==> flow/design.v <==
`timescale 1ns / 1ps
module debounce_one_shot(
    input CLK,
    input EN,
    input RST,
    input BTN,
    output logic DB_BTN
    );
    localparam logic [7:0] c_LOW_GOING_HIGH_CLOCKS = 8'h19;  
    localparam logic [7:0] c_HIGH_GOING_LOW_CLOCKS = 8'h33;  
    localparam logic [7:0] c_ONE_SHOT_CLOCKS       = 8'h01;  
    typedef enum { ST_init, ST_BTN_low, ST_BTN_low_to_high, ST_BTN_high, ST_BTN_high_to_low, ST_one_shot} STATES;
    STATES NS, PS;
    logic [7:0] s_db_count;
    logic s_count_rst, s_count_inc;
    always_ff @(posedge CLK) begin
        if (RST == 1'b1)
            s_db_count <= 8'h00;
        else if (EN == 1'b1) begin
            if (s_count_rst == 1'b1)
                s_db_count <= 8'h00;
            else if (s_count_inc == 1'b1)
                s_db_count <= s_db_count + 1;
        end
    end
    always_ff @(posedge CLK) begin
       if (RST == 1'b1)
           PS <= ST_init;
       else if (EN == 1'b1)
           PS <= NS; 
    end
    always_comb begin
        NS = ST_init;
        DB_BTN = 1'b0;
        s_count_rst = 1'b0;
        s_count_inc = 1'b0;
        case (PS)
            ST_init: begin           
                NS = ST_BTN_low;
                DB_BTN = 1'b0;
                s_count_rst = 1'b1;
            end
            ST_BTN_low: begin    
                if (BTN == 1'b1) begin        
                    NS = ST_BTN_low_to_high;  
                    s_count_inc = 1'b1;        
                end
                else begin
                    NS = ST_BTN_low;         
                    s_count_rst = 1'b1;
                end
            end
            ST_BTN_low_to_high: begin    
                if (BTN == 1'b1) begin   
                    if (s_db_count == c_LOW_GOING_HIGH_CLOCKS) begin 
                        NS = ST_BTN_high;
                        s_count_rst = 1'b1;
                    end
                    else begin           
                        NS = ST_BTN_low_to_high;
                        s_count_inc = 1'b1;
                    end
                end
                else begin               
                    NS = ST_BTN_low;
                    s_count_rst = 1'b1;
                end
            end
            ST_BTN_high: begin           
                if (BTN == 1'b1) begin 
                    NS = ST_BTN_high;
                    s_count_rst = 1'b1;
                end
                else begin               
                    NS = ST_BTN_high_to_low;
                    s_count_inc = 1'b1;
                end
            end
            ST_BTN_high_to_low: begin
                if (BTN == 1'b0) begin   
                    if (s_db_count == c_HIGH_GOING_LOW_CLOCKS) begin 
                        NS = ST_one_shot;
                        s_count_rst = 1'b1;
                    end
                    else begin           
                        NS = ST_BTN_high_to_low;
                        s_count_inc = 1'b1;
                    end
                end
                else begin               
                    NS = ST_BTN_high;
                    s_count_rst = 1'b1;
                end 
            end
            ST_one_shot: begin   
                if (s_db_count == c_ONE_SHOT_CLOCKS) begin  
                    NS = ST_init;
                    s_count_rst = 1'b1;
                    DB_BTN = 1'b0;
                end
                else begin               
                    NS = ST_one_shot;
                    s_count_inc = 1'b1;
                    DB_BTN = 1'b1;
                end
            end
            default: begin               
                NS = ST_init;
                s_count_rst = 1'b1;
                s_count_inc = 1'b0;
                DB_BTN = 1'b0;
            end
        endcase
    end
endmodule
`timescale 1ns / 1ps
module position_mover(   
    input RBTN,  
    input LBTN,  
    input clock,
    input en,
    input reset,
    input rst,
    output [2:0] columnPosition
    );
    logic [2:0] position;
    always_ff @(posedge clock) begin
        if (reset)
            position <= 3'b011;
        else if (!en)
            position <= position;
        else if (rst)
            position <= 3'b011;
        else begin
            if(RBTN && !LBTN && position < 6)        
                position <= position + 1;
            else if (LBTN && !RBTN && position > 0)  
                position <= position - 1;
        end
    end   
    assign columnPosition = position;  
endmodule
`timescale 1ns / 1ps
module game_state(
    input clock,
    input en,                                
    input reset,                             
    input rst,                               
    input select,                            
    input [2:0] columnPosition,
    output logic [7:0][7:0] green_grid,        
    output logic [7:0][7:0] blue_grid        
    );
    reg turn;     
    always_ff @ (posedge clock) begin 
        if (reset)
            turn <= 0;
        else if (!en)
            turn <= turn;
        else if (rst)                                 
            turn <= 0;
        else begin
            if (select)                          
                turn <= ~turn;
        end
    end
    reg [7:0] topRow;
    always_comb begin
        case (columnPosition)
            3'b000: topRow = 8'b01111111;                
            3'b001: topRow = 8'b10111111;                
            3'b010: topRow = 8'b11011111;
            3'b011: topRow = 8'b11101111;
            3'b100: topRow = 8'b11110111;
            3'b101: topRow = 8'b11111011;
            3'b110: topRow = 8'b11111101;
            default: topRow = 8'b11111111;
        endcase;
    end
    reg [6:0][2:0] columnCount;                  
    always_ff @ (posedge clock) begin
        if (reset) begin
            for(int i = 0; i < 7; i ++) begin 
                columnCount[i] <= 3'b000; 
            end
        end
        else if (!en) begin
        end
        else if (rst) begin                                 
            for(int i = 0; i < 7; i ++) begin 
                columnCount[i] <= 3'b000; 
            end
        end    
        else begin
            if(select && columnCount[columnPosition] < 5)   
                columnCount[columnPosition] <= columnCount[columnPosition] + 1;
        end
    end
    always_ff @ (posedge clock) begin
      if (reset) begin
        for(int i = 0; i < 8; i++) begin
            green_grid[i] <= 8'b11111111;
            blue_grid[i] <= 8'b11111111;
        end
      end
      else if (en) begin
        case (turn)
            (1'b0): begin 
                    green_grid[0] <= topRow;
                    blue_grid[0] <= 8'b11111111;
             end
            (1'b1): begin
                blue_grid[0] <= topRow;
                green_grid[0] <= 8'b11111111;
             end
        endcase
        if (rst) begin                           
            for(int i = 1; i < 8; i++) begin
                green_grid[i] <= 8'b11111111;
                blue_grid[i] <= 8'b11111111;
            end
        end 
        else begin
            if (select) begin                    
                case (turn)
                    (1'b0):  green_grid[7 - columnCount[columnPosition]][7 - columnPosition] <= 1'b0; 
                    (1'b1): blue_grid[7 - columnCount[columnPosition]][7 - columnPosition] <= 1'b0;
                endcase
            end
        end
      end
    end
endmodule
`timescale 1ns / 1ps
module matrix_driver(
    input clock,  
    input en,
    input reset,
    input [7:0][7:0] green_grid, blue_grid,        
    output logic [7:0] green_driver, blue_driver, row_driver    
    );
    logic [2:0] count;                           
    always_ff @ (posedge clock) begin
        if (reset)
            count <= 3'b000;
        else if (en)
            count <= count + 3'b001;
    end
    always @ (*)  begin                           
        case (count)                             
            3'b000: row_driver = 8'b00000001;        
            3'b001: row_driver = 8'b00000010;       
            3'b010: row_driver = 8'b00000100;
            3'b011: row_driver = 8'b00001000;
            3'b100: row_driver = 8'b00010000;
            3'b101: row_driver = 8'b00100000;
            3'b110: row_driver = 8'b01000000;
            3'b111: row_driver = 8'b10000000;
            default: row_driver = 8'b00000000;
        endcase
    end
    assign green_driver = green_grid[count];         
    assign blue_driver = blue_grid[count];
endmodule
`timescale 1ns / 1ps
module connect_four(
    input clock,
    input reset,                        
    input rbtn, lbtn, mbtn, bbtn,
    output logic [7:0] row, greenColumn, blueColumn  
    );
    logic inter_clock, db_mbtn, db_bbtn, db_lbtn, db_rbtn;
    logic [7:0][7:0] blue_gridTest, green_gridTest;
    logic [2:0] position;
    logic [7:0] topRow;
    clk_div MYCLOCK (
        .clk(clock),
        .reset(reset),
        .sclk(inter_clock)
    );   
    debounce_one_shot debouncer1 (
        .CLK(clock),
        .EN(inter_clock),
        .RST(reset),
        .BTN(mbtn),
        .DB_BTN(db_mbtn)
    );
    debounce_one_shot debouncer2 (
        .CLK(clock),
        .EN(inter_clock),
        .RST(reset),
        .BTN(bbtn),
        .DB_BTN(db_bbtn)
    );
    debounce_one_shot debouncer3 (   
        .CLK(clock),
        .EN(inter_clock),
        .RST(reset),
        .BTN(rbtn),
        .DB_BTN(db_rbtn)
    );
    debounce_one_shot debouncer4 (   
        .CLK(clock),
        .EN(inter_clock),
        .RST(reset),
        .BTN(lbtn),
        .DB_BTN(db_lbtn)
    );
    position_mover mover(
        .RBTN(db_rbtn),
        .LBTN(db_lbtn),
        .rst(db_bbtn),
        .clock(clock),
        .en(inter_clock),
        .reset(reset),
        .columnPosition(position)
    );
    game_state game(
        .clock(clock),
        .en(inter_clock),
        .reset(reset),
        .rst(db_bbtn),
        .select(db_mbtn),
        .columnPosition(position),
        .green_grid(green_gridTest),
        .blue_grid(blue_gridTest)
    );
    matrix_driver driver (
        .clock(clock),
        .en(inter_clock),
        .reset(reset),
        .blue_grid(blue_gridTest),
        .green_grid(green_gridTest),
        .green_driver(greenColumn),
        .blue_driver(blueColumn),
        .row_driver(row)
    );
endmodule
module clk_div (
    input clk,
    input reset,
    output sclk
    );
  localparam integer MAX_COUNT = 60; 
  integer div_cnt;
  reg tmp_clk; 
   always @ (posedge clk)              
   begin
         if (reset)
         begin
            tmp_clk <= 0;
            div_cnt <= 0;
         end else if (div_cnt == MAX_COUNT) 
         begin
            tmp_clk <= ~tmp_clk; 
            div_cnt <= 0;
         end else
            div_cnt <= div_cnt + 1;  
   end 
   assign sclk = (div_cnt == MAX_COUNT) && !tmp_clk; 
endmodule
==> Reports on connect_four <==
Tool output for the design above, in the order of the flow.
Line numbers count from 1 in the design file above.
Operators: Yosys type, input widths -> output width; for muxes data width and select width s.
{ "design": {"top": "connect_four", "clk_port": "clock", "cell_library": "sky130hd", "lib_corner": "tt_025C_1v80"} }

==> After elaboration <==
Source: Yosys, flattened and elaborated, memories not mapped. Widths are those after wreduce. Print and check cells do not count.
Yosys's memory passes give these memory sizes; they may raise the number of words (mostly to a power of two), join words into wider ones and drop unused or constant bits.
{ "op_classes": {"n_mul": 1, "shifts": 7, "addsub": 14, "reduce_and_logical": 31, "mux": 142, "bitwise": 10, "equal": 41, "n_cmp": 3} }
{ "ops": {"columns": ["cell", "count"], "rows": [
  ["$pmux 32 s6", 4],
  ["$eq 32x2->1 const B", 8],
  ["$eq 32x3->1 const B", 8],
  ["$pmux 64 s2", 2],
  ["$mux 32", 8],
  ["$mux 8", 28],
  ["$shift 1x33->64 const A", 2],
  ["$eq 32x1->1 const B", 4],
  ["$logic_not 32->1", 4],
  ["$and 64x64->64", 2],
  ["$or 64x64->64", 2],
  ["$shiftx 64x7->8", 2],
  ["$mux 64", 2],
  ["$neg 32->33", 2],
  ["$not 64->64", 1],
  ["$mux 1", 62],
  ["$mux 3", 20],
  ["$pmux 8 s7", 1],
  ["$pmux 1 s5", 8],
  ["$shift 3x33->21", 1],
  ["$shift 3x33->21 const A", 1],
  ["$shiftx 21x32->3", 1],
  ["$add 32x2->32 const B", 1],
  ["$add 32x32->32", 1],
  ["$eq 32x7->1 const B", 1],
  ["$add 8x1->8 const B", 4],
  ["$eq 8x1->1 const B", 4],
  ["$eq 8x5->1 const B", 4]
]} }
Not listed: further kinds 26, cells in them 61.
{ "word_totals": {"elab_cells": 286, "mem_count": 1, "romBits": 64, "out_inout_bits": 24, "in_bits": 6, "register_bits": 349, "clocked_rd_ports_x_width": 8} }
{ "memory_table": {"columns": ["memory", "words", "width", "rd", "wr", "line", "text"], "rows": [
  ["(no name shown)", 8, 8, 1, 0, 250, "case (count)"]
]} }

==> Depth <==
Longest topological path by Yosys (ltp), each cell counted once; first at word level (registers and memories cut), then after technology mapping (sequential cells cut; the memories' decode and read muxes count).
{ "logic_depth": {"depth_word": 12, "abc_area": 0, "mapped_depth": 18, "depth_no_buf": 14} }

==> Synthesis result <==
Source: synth_stat.txt of the flow (Yosys; design flattened, memories mapped). It holds for the ABC_AREA given above (unset counts as 0); a run with the other value may have another netlist.
{ "types": {"columns": ["type", "count", "type_area_um2"], "rows": [
  ["sky130_fd_sc_hd__dfxtp_1", 253, 5.06E+03],
  ["sky130_fd_sc_hd__mux4_2", 34, 765.734],
  ["sky130_fd_sc_hd__a21oi_1", 144, 720.691],
  ["sky130_fd_sc_hd__nor2_1", 182, 683.155],
  ["sky130_fd_sc_hd__nand2_1", 106, 397.882],
  ["sky130_fd_sc_hd__nand3_1", 54, 270.259],
  ["sky130_fd_sc_hd__ha_1", 21, 262.752],
  ["sky130_fd_sc_hd__xor2_1", 28, 245.235],
  ["sky130_fd_sc_hd__mux2_2", 17, 191.434],
  ["sky130_fd_sc_hd__mux2i_1", 19, 190.182],
  ["sky130_fd_sc_hd__clkbuf_1", 47, 176.419],
  ["sky130_fd_sc_hd__o21ai_0", 35, 175.168],
  ["sky130_fd_sc_hd__nor3_1", 33, 165.158],
  ["sky130_fd_sc_hd__and3_1", 24, 150.144],
  ["sky130_fd_sc_hd__or3_1", 24, 150.144],
  ["sky130_fd_sc_hd__o22a_1", 17, 148.893],
  ["sky130_fd_sc_hd__buf_2", 29, 145.139],
  ["sky130_fd_sc_hd__a31o_2", 14, 122.618]
]} }
Not listed: further types 62, cells in them 291.
{ "synth_totals": {"seq_area_um2": 5064.9, "synth_area_um2": 12240.5, "cell_count": 1372, "buf_cells": 87, "ff_cells": 253} }
By module: a second synthesis without flattening, with its own total; a netlist apart from the flattened one above.
{ "unflattened": {"hier_cells": 1491, "area_unflattened_um2": 13211.4} }
Rows give one instance, submodules left out.
{ "modules": {"columns": ["module", "mod_seq_area_um2", "mod_area_um2", "instances", "n_cells"], "rows": [
  ["game_state", 3002.9, 6312.3, 1, 747],
  ["debounce_one_shot", 280.3, 895.9, 4, 110],
  ["clk_div", 660.6, 1699.1, 1, 195],
  ["matrix_driver", 220.2, 1405.1, 1, 86],
  ["position_mover", 60.1, 211.5, 1, 23],
  ["connect_four", 0.0, 0.0, 1, 0]
]} }

==> Timing after synthesis <==
OpenSTA on the mapped netlist: ideal clock, no wires. The path of least setup slack (recovery checks aside). Input and output delay are each 20% of the period. Register names are those of the netlist, which keeps one name where synthesis merged equal registers.
{ "synth_timing": {"path_type": "register -> output", "from": "register driver.count[1]", "to": "output blueColumn[0]", "output_delay_ns": 2.000, "setup_slack_ns": 5.749, "arrival_ns": 2.251, "path_delay_ns": 2.251, "launch_ns": 0.000, "period_ns": 10.0, "t_required_ns": 8.000, "driving_pins": 6, "path_buffers": 3, "period_less_setup_slack_ns": 4.251} }
"path_delay_ns" is the arrival time less input delay plus setup time.
At an output port there is no setup time.
"driving_pins" counts driving pins, that of a launching flip-flop among them; a cell with two outputs on the path counts twice.
"period_less_setup_slack_ns" = period - worst setup slack (recovery checks aside). The figure is calculated, with input and output delays left at 20% of the set period.
Between the ends stands the longest chain of elaborated cells between them, by number of cells; it is not shown to be the way that was timed. Of several equally long chains one is given.
Each line given opens the expression or statement behind the cell; cells for indexed reads and writes are added by Yosys, which also makes memories of some case tables.
{ "synth_via": {"path_cell_list": "sky130_fd_sc_hd__dfxtp_1 sky130_fd_sc_hd__clkbuf_1 sky130_fd_sc_hd__clkbuf_1 sky130_fd_sc_hd__clkbuf_1 sky130_fd_sc_hd__mux4_2 sky130_fd_sc_hd__mux2_2", "elab_chain_len": 1, "cone_cells": 1, "cone_lines": 1, "cone_classes": "shift: 1"} }
{ "synth_lines": {"columns": ["element", "line", "text"], "rows": [
  ["start, declared", 242, "logic [2:0] count;"],
  ["start, assigned", 245, "count <= 3'b000;"],
  ["start, assigned", 247, "count <= count + 3'b001;"],
  ["$shiftx 64x7->8", 263, "assign blue_driver = blue_grid[count];"],
  ["end, declared", 270, "output logic [7:0] row, greenColumn, blueColumn"]
]} }

==> Timing after layout <==
Path of least setup slack in the final report of stored run 1 (OpenROAD, finished layout, wires in). Where an end is a register, its clock arrival counts in the times.
{ "layout_timing": {"path_type": "register -> register", "from": "register mover.position[0]", "to": "register game.green_grid", "setup_slack_ns": 0.69, "period_ns": 4.94, "t_required_ns": 5.35, "arrival_ns": 4.66, "launch_ns": 0.54, "path_buffers": 1, "driving_pins": 15, "setup_ns": 0.13} }
Where an end lacks its bit number, it is one bit of the signal, or one of the new flip-flops if synthesis recoded a state register.
At most two assigning lines are given for a register; there are more.
{ "layout_via": {"path_cell_list": "sky130_fd_sc_hd__dfxtp_1 sky130_fd_sc_hd__buf_4 sky130_fd_sc_hd__and4b_1 sky130_fd_sc_hd__a21oi_2 sky130_fd_sc_hd__and2_1 sky130_fd_sc_hd__inv_1 sky130_fd_sc_hd__ha_1 sky130_fd_sc_hd__nand2_1 sky130_fd_sc_hd__nor3_1 sky130_fd_sc_hd__ha_1 sky130_fd_sc_hd__inv_1 sky130_fd_sc_hd__nor3_1 sky130_fd_sc_hd__a32o_1 sky130_fd_sc_hd__nor4b_4 sky130_fd_sc_hd__a21oi_1"} }
{ "layout_lines": {"columns": ["element", "line", "text"], "rows": [
  ["start, declared", 126, "logic [2:0] position;"],
  ["start, assigned", 131, "position <= position;"],
  ["start, assigned", 136, "position <= position + 1;"],
  ["end, assigned", 226, "(1'b0):  green_grid[7 - columnCount[columnPosition]][7 - columnPosition] <= 1'b0;"],
  ["end, declared", 151, "output logic [7:0][7:0] green_grid,"]
]} }
Chain of elaborated cells between the ends: none given.

6 stored runs of connect_four in the flow (synthesis by Yosys, layout by OpenROAD, sky130hd cells), in arbitrary order. Constraints: input delay and output delay 20% of the set period each, output load 0.01 pF.
By "achievedPeriod_ns" is meant the clock period of the run minus its worst setup slack. This is arithmetic on one report: input and output delays are still those of the set period (20% each).
"worst_path_allowed_less_slack_ns" is the time allowed to the run's worst setup path (the clock period less input and output delay, where it has them) less its slack. Clock arrival times count: a late capture clock shortens it, a late launch clock lengthens it.
By "final_power_w" is meant OpenSTA's value without simulated activity: inputs other than the clock are taken to toggle once in ten clock periods, and the tool carries that through the logic.
[
  {
    "run": "stored run 1",
    "settings": { "CORE_UTILIZATION": 56, "PLACE_DENSITY": 0.6, "period_ns": 4.94, "CAP_MARGIN": 20, "CORE_MARGIN": 2, "SLEW_MARGIN": 20 },
    "results": { "synth_chip_area_um2": 12240.5, "final_die_area_um2": 23056.9, "final_cell_area_um2": 13686.9, "finalUtil_pct": 63.3, "fin_ws_ns": 0.689, "timing.setup.tns_ns": 0.000, "hold_ws_ns": 0.475, "final_power_w": 0.004385, "achievedPeriod_ns": 4.251, "worst_path_allowed_less_slack_ns": 4.25, "worst_setup_path_type": "register -> register" }
  },
  {
    "run": "stored run 2",
    "settings": { "ABC_AREA": 1, "CAP_MARGIN": 5, "CELL_PAD_IN_SITES_DETAIL_PLACEMENT": 2, "CORE_UTILIZATION": 60, "CTS_CLUSTER_SIZE": 46, "GPL_ROUTABILITY_DRIVEN": 0, "GPL_TIMING_DRIVEN": 0, "MAX_ROUTING_LAYER": "met4", "MIN_ROUTING_LAYER": "met2", "PLACE_DENSITY": 0.6, "SLEW_MARGIN": 10, "TNS_END_PERCENT": 85, "period_ns": 4.72, "CORE_MARGIN": 2 },
    "outcome": "not finished: placement ended with error DPL-0033"
  },
  {
    "run": "stored run 3",
    "settings": { "CORE_UTILIZATION": 40, "PLACE_DENSITY": 0.6, "period_ns": 4.94, "CAP_MARGIN": 20, "CORE_MARGIN": 2, "SLEW_MARGIN": 20 },
    "results": { "synth_chip_area_um2": 12240.5, "final_die_area_um2": 32015.9, "final_cell_area_um2": 13755.7, "finalUtil_pct": 45.3, "fin_ws_ns": 0.768, "timing.setup.tns_ns": 0.000, "hold_ws_ns": 0.461, "final_power_w": 0.004254, "achievedPeriod_ns": 4.172, "worst_path_allowed_less_slack_ns": 4.17, "worst_setup_path_type": "register -> register" }
  },
  {
    "run": "stored run 4",
    "settings": { "ABC_AREA": 0, "CAP_MARGIN": 15, "CELL_PAD_IN_SITES_DETAIL_PLACEMENT": 1, "CELL_PAD_IN_SITES_GLOBAL_PLACEMENT": 2, "CORE_ASPECT_RATIO": 0.55, "CORE_MARGIN": 6, "CORE_UTILIZATION": 44, "CTS_CLUSTER_DIAMETER": 219, "GPL_TIMING_DRIVEN": 1, "MAX_ROUTING_LAYER": "met5", "MIN_ROUTING_LAYER": "met2", "PLACE_DENSITY_LB_ADDON": 0.3, "SETUP_SLACK_MARGIN": -0.5, "TNS_END_PERCENT": 55, "period_ns": 7.81, "SLEW_MARGIN": 20 },
    "results": { "synth_chip_area_um2": 12240.5, "final_die_area_um2": 32146.1, "final_cell_area_um2": 13550.5, "finalUtil_pct": 50.5, "fin_ws_ns": 2.995, "timing.setup.tns_ns": 0.000, "hold_ws_ns": 0.468, "final_power_w": 0.002562, "achievedPeriod_ns": 4.815, "worst_path_allowed_less_slack_ns": 4.81, "worst_setup_path_type": "register -> register" }
  },
  {
    "run": "stored run 5",
    "settings": { "CELL_PAD_IN_SITES_DETAIL_PLACEMENT": 1, "CELL_PAD_IN_SITES_GLOBAL_PLACEMENT": 2, "CORE_ASPECT_RATIO": 0.55, "CORE_MARGIN": 6, "CORE_UTILIZATION": 44, "CTS_CLUSTER_DIAMETER": 219, "GPL_TIMING_DRIVEN": 1, "MAX_ROUTING_LAYER": "met4", "MIN_ROUTING_LAYER": "met2", "PLACE_DENSITY_LB_ADDON": 0.3, "TNS_END_PERCENT": 40, "period_ns": 7.81, "CAP_MARGIN": 20, "SLEW_MARGIN": 20 },
    "results": { "synth_chip_area_um2": 12240.5, "final_die_area_um2": 32146.1, "final_cell_area_um2": 13595.5, "finalUtil_pct": 50.7, "fin_ws_ns": 2.889, "timing.setup.tns_ns": 0.000, "hold_ws_ns": 0.450, "final_power_w": 0.002618, "achievedPeriod_ns": 4.921, "worst_path_allowed_less_slack_ns": 4.92, "worst_setup_path_type": "register -> register" }
  },
  {
    "run": "stored run 6",
    "settings": { "CAP_MARGIN": 20, "CELL_PAD_IN_SITES_DETAIL_PLACEMENT": 0, "CELL_PAD_IN_SITES_GLOBAL_PLACEMENT": 0, "CORE_ASPECT_RATIO": 0.59, "CORE_UTILIZATION": 47, "MIN_ROUTING_LAYER": "met1", "PLACE_DENSITY_LB_ADDON": 0.28, "TNS_END_PERCENT": 90, "period_ns": 4.99, "CORE_MARGIN": 2, "SLEW_MARGIN": 20 },
    "results": { "synth_chip_area_um2": 12240.5, "final_die_area_um2": 27396.2, "final_cell_area_um2": 13569.3, "finalUtil_pct": 52.9, "fin_ws_ns": 0.652, "timing.setup.tns_ns": 0.000, "hold_ws_ns": 0.444, "final_power_w": 0.003959, "achievedPeriod_ns": 4.338, "worst_path_allowed_less_slack_ns": 4.34, "worst_setup_path_type": "register -> register" }
  }
]
